==> flow/design.v <==
module router (
    input logic clk,
    input logic rst_n,
    input logic [3:0]  req_i,       
    input logic [31:0] data_n_i,
    input logic [31:0] data_s_i,
    input logic [31:0] data_e_i,
    input logic [31:0] data_w_i,
    input logic        yumi_i,     
    output logic [31:0] data_o,
    output logic        valid_o,
    output logic        busy_o
);
    logic [31:0] buffer [0:63];      
    logic [5:0]  write_ptr, read_ptr; 
    logic [6:0]  count;              
    logic write_en;
    logic read_en;
    assign write_en = (|req_i) && (count < 64);
    assign read_en  = (count > 0) && yumi_i;
    always_ff @(posedge clk or negedge rst_n) begin
        if (!rst_n) begin
            write_ptr <= 0;
            read_ptr  <= 0;
            count     <= 0;
            busy_o    <= 0;
            valid_o   <= 0;
            data_o    <= 0;
        end else begin
            if (write_en) begin
                if (req_i[0])      buffer[write_ptr] <= data_n_i;
                else if (req_i[1]) buffer[write_ptr] <= data_s_i;
                else if (req_i[2]) buffer[write_ptr] <= data_e_i;
                else if (req_i[3]) buffer[write_ptr] <= data_w_i;
                write_ptr <= write_ptr + 1;
            end
            if (read_en) begin
                data_o    <= buffer[read_ptr];
                valid_o   <= 1;
                read_ptr  <= read_ptr + 1;
            end else begin
                valid_o <= 0;
            end
            if (write_en && !read_en) begin
                count <= count + 1;           
            end 
            else if (!write_en && read_en) begin
                count <= count - 1;           
            end
            if (count >= 60) busy_o <= 1; 
            else             busy_o <= 0;
        end
    end
endmodule
--- tool output ---
Reports on router
Each step is given for the RTL above and for the edited RTL.
"before" refers to lines of the RTL above, "after" to lines of the edited file.
"delta": "after" minus "before" as printed here. "change_rel_pct": 100 x difference / "before".
Operators carry their Yosys type and port widths (W data, S select, Z words).
Library cell names are shortened.
{ "inputs": {"top_module": "router", "clock_port": "clk", "lib": "sky130hd", "corner": "tt_025C_1v80"} }

Diff
Unified diff, file above to edited file.
The edited RTL no longer does the same as the RTL above: the edit was made by script, with no optimisation intended.
begin of diff
@@ -12,5 +12,5 @@
     output logic        busy_o
 );
-    logic [31:0] buffer [0:63];      
+    logic [15:0] buffer [0:63];      
     logic [5:0]  write_ptr, read_ptr; 
     logic [6:0]  count;              
end of diff

Elaborated design
Counts by Yosys on the flattened word-level netlist (proc, flatten, opt, wreduce). Print and check cells are left out.
{ "word_totals": {"columns": ["item", "before", "after", "delta", "change_rel_pct"], "rows": [
  ["reg_bits", 2101, 1061, -1040, -49.50],
  ["latchBits", 0, 0, 0, null],
  ["ramBits", 0, 0, 0, null],
  ["rom_bits", 0, 0, 0, null],
  ["clocked_rd_ports_x_width", 0, 0, 0, null],
  ["mem_count", 0, 0, 0, null]
]} }
{ "classes": {"columns": ["item", "before", "after", "delta", "change_rel_pct"], "rows": [
  ["addsub", 4, 4, 0, 0.00],
  ["multipliers", 0, 0, 0, null],
  ["n_div", 0, 0, 0, null],
  ["compare", 3, 3, 0, 0.00],
  ["eq_ne", 126, 126, 0, 0.00],
  ["shifts", 0, 0, 0, null],
  ["mux", 517, 517, 0, 0.00],
  ["logic", 0, 0, 0, null],
  ["reduce_logical", 75, 75, 0, 0.00]
]} }
{ "op_table": {"columns": ["operator", "before", "after", "delta", "change_rel_pct"], "rows": [
  ["$mux W32", 512, 0, -512, -100.00],
  ["$mux W16", 0, 512, 512, null],
  ["$pmux W32 S64", 1, 0, -1, -100.00],
  ["$pmux W16 S64", 0, 1, 1, null],
  ["$eq A6 B6 Y1 const B", 64, 64, 0, 0.00],
  ["$reduce_and A4 Y1", 64, 64, 0, 0.00],
  ["$eq A6 B5 Y1 const B", 32, 32, 0, 0.00],
  ["$eq A6 B4 Y1 const B", 16, 16, 0, 0.00],
  ["$eq A6 B3 Y1 const B", 8, 8, 0, 0.00],
  ["$eq A6 B2 Y1 const B", 4, 4, 0, 0.00],
  ["$logic_and A1 B1 Y1", 4, 4, 0, 0.00],
  ["$add A6 B1 Y6 const B", 2, 2, 0, 0.00],
  ["$eq A6 B1 Y1 const B", 2, 2, 0, 0.00],
  ["$logic_not A1 Y1", 2, 2, 0, 0.00],
  ["$logic_not A6 Y1", 2, 2, 0, 0.00],
  ["$mux W1", 2, 2, 0, 0.00],
  ["$mux W7", 2, 2, 0, 0.00],
  ["$add A7 B1 Y7 const B", 1, 1, 0, 0.00],
  ["$ge A7 B6 Y1 const B", 1, 1, 0, 0.00],
  ["$gt A7 B1 Y1 const B", 1, 1, 0, 0.00],
  ["$lt A7 B7 Y1 const B", 1, 1, 0, 0.00],
  ["$reduce_bool A2 Y1", 1, 1, 0, 0.00],
  ["$reduce_bool A4 Y1", 1, 1, 0, 0.00],
  ["$reduce_or A4 Y1", 1, 1, 0, 0.00],
  ["$sub A7 B1 Y7 const B", 1, 1, 0, 0.00]
]} }

Depth
Depth = most cells in a row (Yosys ltp): at word level without a register or memory, in the mapped netlist without a sequential cell, where the memories' decode and read muxes count.
{ "depth": {"columns": ["item", "before", "after", "delta", "change_rel_pct"], "rows": [
  ["word_depth", 6, 6, 0, 0.00],
  ["abc_area", "0", "0", null, null],
  ["ltp_mapped", 14, 14, 0, 0.00]
]} }

Netlist
The flow's flattened synthesis, as Yosys stat reports it; memories are mapped. The netlist is that of the ABC_AREA named above (0 if unset); the other value can give another one.
{ "by_type": {"columns": ["cell_type", "before", "after", "delta", "change_rel_pct"], "rows": [
  ["edfxtp_1", 2048, 1024, -1024, -50.00],
  ["a22oi_1", 802, 348, -454, -56.61],
  ["clkbuf_1", 209, 93, -116, -55.50],
  ["nand4_1", 167, 59, -108, -64.67],
  ["nand2_1", 191, 103, -88, -46.07],
  ["a21oi_1", 95, 31, -64, -67.37],
  ["mux2i_1", 78, 29, -49, -62.82],
  ["and2_1", 48, 11, -37, -77.08],
  ["buf_2", 53, 19, -34, -64.15],
  ["o21ai_0", 58, 27, -31, -53.45],
  ["and3_1", 57, 88, 31, 54.39],
  ["buf_1", 34, 4, -30, -88.24],
  ["nor2_1", 164, 138, -26, -15.85],
  ["nand3_1", 35, 55, 20, 57.14],
  ["a222oi_1", 29, 9, -20, -68.97],
  ["a221oi_1", 12, 32, 20, 166.67],
  ["buf_4", 1, 19, 18, 1800.00],
  ["dfrtp_1", 53, 37, -16, -30.19]
]} }
Not every row of either side is listed.
{ "synth_totals": {"columns": ["item", "before", "after", "delta", "change_rel_pct"], "rows": [
  ["mapped_cells", 4481, 2396, -2085, -46.53],
  ["mapped_area_um2", 77869.7, 40292.4, -37577.3, -48.26],
  ["seq_area_um2", 62825.3, 31675.4, -31149.9, -49.58],
  ["flip_flops", 2101, 1061, -1040, -49.50],
  ["n_buf", 298, 140, -158, -53.02]
]} }

Path before layout
Source: OpenSTA report_checks on the synthesized netlist (no wires, ideal clock, input and output delay 20% of the period each), path of least setup slack; recovery checks are left aside. Register names are those of the netlist, which keeps one name where synthesis merged equal registers.
{ "synth_timing": {"columns": ["item", "before", "after", "delta", "change_rel_pct"], "rows": [
  ["kind", "input port to flip-flop", "input port to flip-flop", null, null],
  ["from", "in req_i[2]", "in req_i[2]", null, null],
  ["to", "reg buffer[0][3]", "reg buffer[0][10]", null, null],
  ["tclk_ns", 5.0, 5.0, 0.0, 0.00],
  ["input_delay_ns", 1.000, 1.000, 0.000, 0.00],
  ["setup_time_ns", 0.702, 0.702, 0.000, null],
  ["launch_ns", 1.000, 1.000, 0.000, 0.00],
  ["arrival_ns", 4.501, 4.633, 0.132, 2.93],
  ["required_ns", 4.298, 4.298, 0.000, 0.00],
  ["path_slack_ns", -0.203, -0.335, -0.132, null],
  ["path_delay_ns", 4.203, 4.335, 0.132, 3.14],
  ["stages", 6, 6, 0, 0.00],
  ["n_path_buf", 2, 2, 0, 0.00],
  ["period_less_setup_slack_ns", 5.203, 5.335, 0.132, 2.54]
]} }
"path_delay_ns" is the arrival time less input delay plus setup time.
"stages" counts driving pins, that of a launching flip-flop among them; a cell with two outputs on the path counts twice.
"period_less_setup_slack_ns" is the clock period less the worst setup slack; recovery checks do not enter. This is arithmetic on one report: input and output delays are still those of the set period (20% each).
The rows between start and end are the longest chain of elaborated cells between them; the timing report does not say that the signal goes this way. Where chains are equally long, one stands for them.
A line is the first line of the expression or statement that the cell stems from. Yosys adds cells for indexed reads and writes and turns some case tables into memories.
At most two assigning lines are given for a register; there are more.
before: Ways into the end's enable are left out, as the timed path ends at the data pin.
{ "synth_via_before": {"cell_sequence": "clkbuf_1 -> buf_1 -> mux2i_1 -> nor2_1 -> a21oi_1 -> o21ai_0", "elab_chain_cells": 3, "cells_between": 3, "classes_between": "3 x mux"} }
{ "synth_lines_before": {"columns": ["item", "line", "text"], "rows": [
  ["from (decl)", 4, "input logic [3:0]  req_i,"],
  ["$mux W32", 33, "else if (req_i[2]) buffer[write_ptr] <= data_e_i;"],
  ["$mux W32", 32, "else if (req_i[1]) buffer[write_ptr] <= data_s_i;"],
  ["$mux W32", 31, "if (req_i[0])      buffer[write_ptr] <= data_n_i;"],
  ["to (assign)", 31, null],
  ["to (assign)", 32, null],
  ["to (decl)", 14, "logic [31:0] buffer [0:63];"]
]} }
after: Ways into the end's enable are left out, as the timed path ends at the data pin.
{ "synth_via_after": {"cell_sequence": "clkbuf_1 -> clkbuf_1 -> mux2i_1 -> nor2_1 -> a21oi_1 -> o21ai_0", "elab_chain_cells": 3, "cells_between": 3, "classes_between": "3 x mux"} }
{ "synth_lines_after": {"columns": ["item", "line", "text"], "rows": [
  ["from (decl)", 4, "input logic [3:0]  req_i,"],
  ["$mux W16", 33, "else if (req_i[2]) buffer[write_ptr] <= data_e_i;"],
  ["$mux W16", 32, "else if (req_i[1]) buffer[write_ptr] <= data_s_i;"],
  ["$mux W16", 31, "if (req_i[0])      buffer[write_ptr] <= data_n_i;"],
  ["to (assign)", 31, null],
  ["to (assign)", 32, null],
  ["to (decl)", 14, "logic [15:0] buffer [0:63];"]
]} }

Timing after layout
Path of least setup slack in the final report of the runs of set A (OpenROAD, finished layout, wires in). Where an end is a register, its clock arrival counts in the times.
{ "layout_timing": {"columns": ["item", "before", "after", "delta", "change_rel_pct"], "rows": [
  ["kind", "flip-flop to flip-flop", "flip-flop to flip-flop", null, null],
  ["from", "reg read_ptr[2]", "reg read_ptr[0]", null, null],
  ["to", "reg data_o[6]", "reg data_o[14]", null, null],
  ["tclk_ns", 4.58, 4.58, 0.00, 0.00],
  ["setup_time_ns", 0.14, 0.16, 0.02, null],
  ["launch_ns", 0.85, 0.67, -0.18, -21.18],
  ["arrival_ns", 4.89, 5.03, 0.14, 2.86],
  ["required_ns", 5.29, 5.11, -0.18, -3.40],
  ["path_slack_ns", 0.40, 0.08, -0.32, null],
  ["stages", 9, 11, 2, 22.22],
  ["n_path_buf", 1, 1, 0, 0.00]
]} }
The rows between start and end are the longest chain of elaborated cells between them; the timing report does not say that the signal goes this way. Where chains are equally long, one stands for them.
{ "layout_via_before": {"cell_sequence": "dfrtp_1 -> buf_4 -> and3b_1 -> and2_2 -> a2111oi_0 -> nand3_1 -> nor4_1 -> and3_1 -> o221ai_1", "elab_chain_cells": 2, "cells_between": 65, "classes_between": "63 x eq/ne; 1 x mux; 1 x reduce/logical"} }
{ "layout_lines_before": {"columns": ["item", "line", "text"], "rows": [
  ["from (decl)", 15, "logic [5:0]  write_ptr, read_ptr;"],
  ["from (assign)", 24, "read_ptr  <= 0;"],
  ["from (assign)", 40, "read_ptr  <= read_ptr + 1;"],
  ["$eq A6 B6 Y1", 38, "data_o    <= buffer[read_ptr];"],
  ["$pmux W32 S64", 38, null],
  ["to (assign)", 28, "data_o    <= 0;"],
  ["to (assign)", 38, null],
  ["to (decl)", 10, "output logic [31:0] data_o,"]
]} }
{ "layout_via_after": {"cell_sequence": "dfrtp_1 -> inv_1 -> ha_1 -> and3_1 -> and2_0 -> a22o_1 -> a221oi_1 -> nand4_1 -> nor4_1 -> buf_4 -> o221ai_1", "elab_chain_cells": 2, "cells_between": 65, "classes_between": "63 x eq/ne; 1 x mux; 1 x reduce/logical"} }
{ "layout_lines_after": {"columns": ["item", "line", "text"], "rows": [
  ["from (decl)", 15, "logic [5:0]  write_ptr, read_ptr;"],
  ["from (assign)", 24, "read_ptr  <= 0;"],
  ["from (assign)", 40, "read_ptr  <= read_ptr + 1;"],
  ["$eq A6 B6 Y1", 38, "data_o    <= buffer[read_ptr];"],
  ["$pmux W16 S64", 38, null],
  ["to (assign)", 28, "data_o    <= 0;"],
  ["to (assign)", 38, null],
  ["to (decl)", 10, "output logic [31:0] data_o,"]
]} }

Layout results
Both versions went through the flow (Yosys, OpenROAD) with the same settings in each pair. Constraints: input delay and output delay 20% of the set period each, output load 0.01 pF.
{ "flow_settings_set_A": {"CORE_UTILIZATION": 50, "PLACE_DENSITY": 0.6, "period_ns": 4.58, "CAP_MARGIN": 20, "CORE_MARGIN": 2, "SLEW_MARGIN": 20} }
{ "results_set_A": {"columns": ["item", "before", "after", "delta", "change_rel_pct"], "rows": [
  ["post_synth_area_um2", 77869.7, 40292.4, -37577.3, -48.26],
  ["die_um2", 158914.0, 82872.0, -76042.0, -47.85],
  ["finalCellArea_um2", 91163.7, 47600.7, -43563.0, -47.79],
  ["utilization_frac", 0.59, 0.594, 0.004, null],
  ["setup_worst_slack_ns", 0.403, 0.084, -0.319, null],
  ["tns_ns", 0.000, 0.000, 0.000, null],
  ["final_power_mw", 47.582, 25.993, -21.589, -45.37],
  ["clock_period_reached_ns", 4.177, 4.496, 0.319, 7.64]
]} }
{ "flow_settings_set_B": {"ABC_AREA": 0, "CAP_MARGIN": 5, "CELL_PAD_IN_SITES_GLOBAL_PLACEMENT": 2, "CORE_UTILIZATION": 34, "CTS_CLUSTER_DIAMETER": 266, "CTS_CLUSTER_SIZE": 11, "PLACE_DENSITY": 0.84, "TNS_END_PERCENT": 60, "period_ns": 5.51, "CORE_MARGIN": 2, "SLEW_MARGIN": 20} }
{ "results_set_B": {"columns": ["item", "before", "after", "delta", "change_rel_pct"], "rows": [
  ["post_synth_area_um2", 77869.7, 40292.4, -37577.3, -48.26],
  ["die_um2", 232874.0, 121278.0, -111596.0, -47.92],
  ["finalCellArea_um2", 91171.2, 47390.5, -43780.7, -48.02],
  ["utilization_frac", 0.401, 0.402, 0.001, null],
  ["setup_worst_slack_ns", 0.734, 1.142, 0.408, null],
  ["tns_ns", 0.000, 0.000, 0.000, null],
  ["final_power_mw", 39.294, 20.782, -18.512, -47.11],
  ["clock_period_reached_ns", 4.776, 4.368, -0.408, -8.54]
]} }
"clock_period_reached_ns": clock period set for the run, less the worst setup slack. It is reckoned from that one timing run; input and output delays stay at 20% of the period that was set.
"final_power_mw": no workload was simulated; the value follows from the tool's default switching activity.
--- end ---
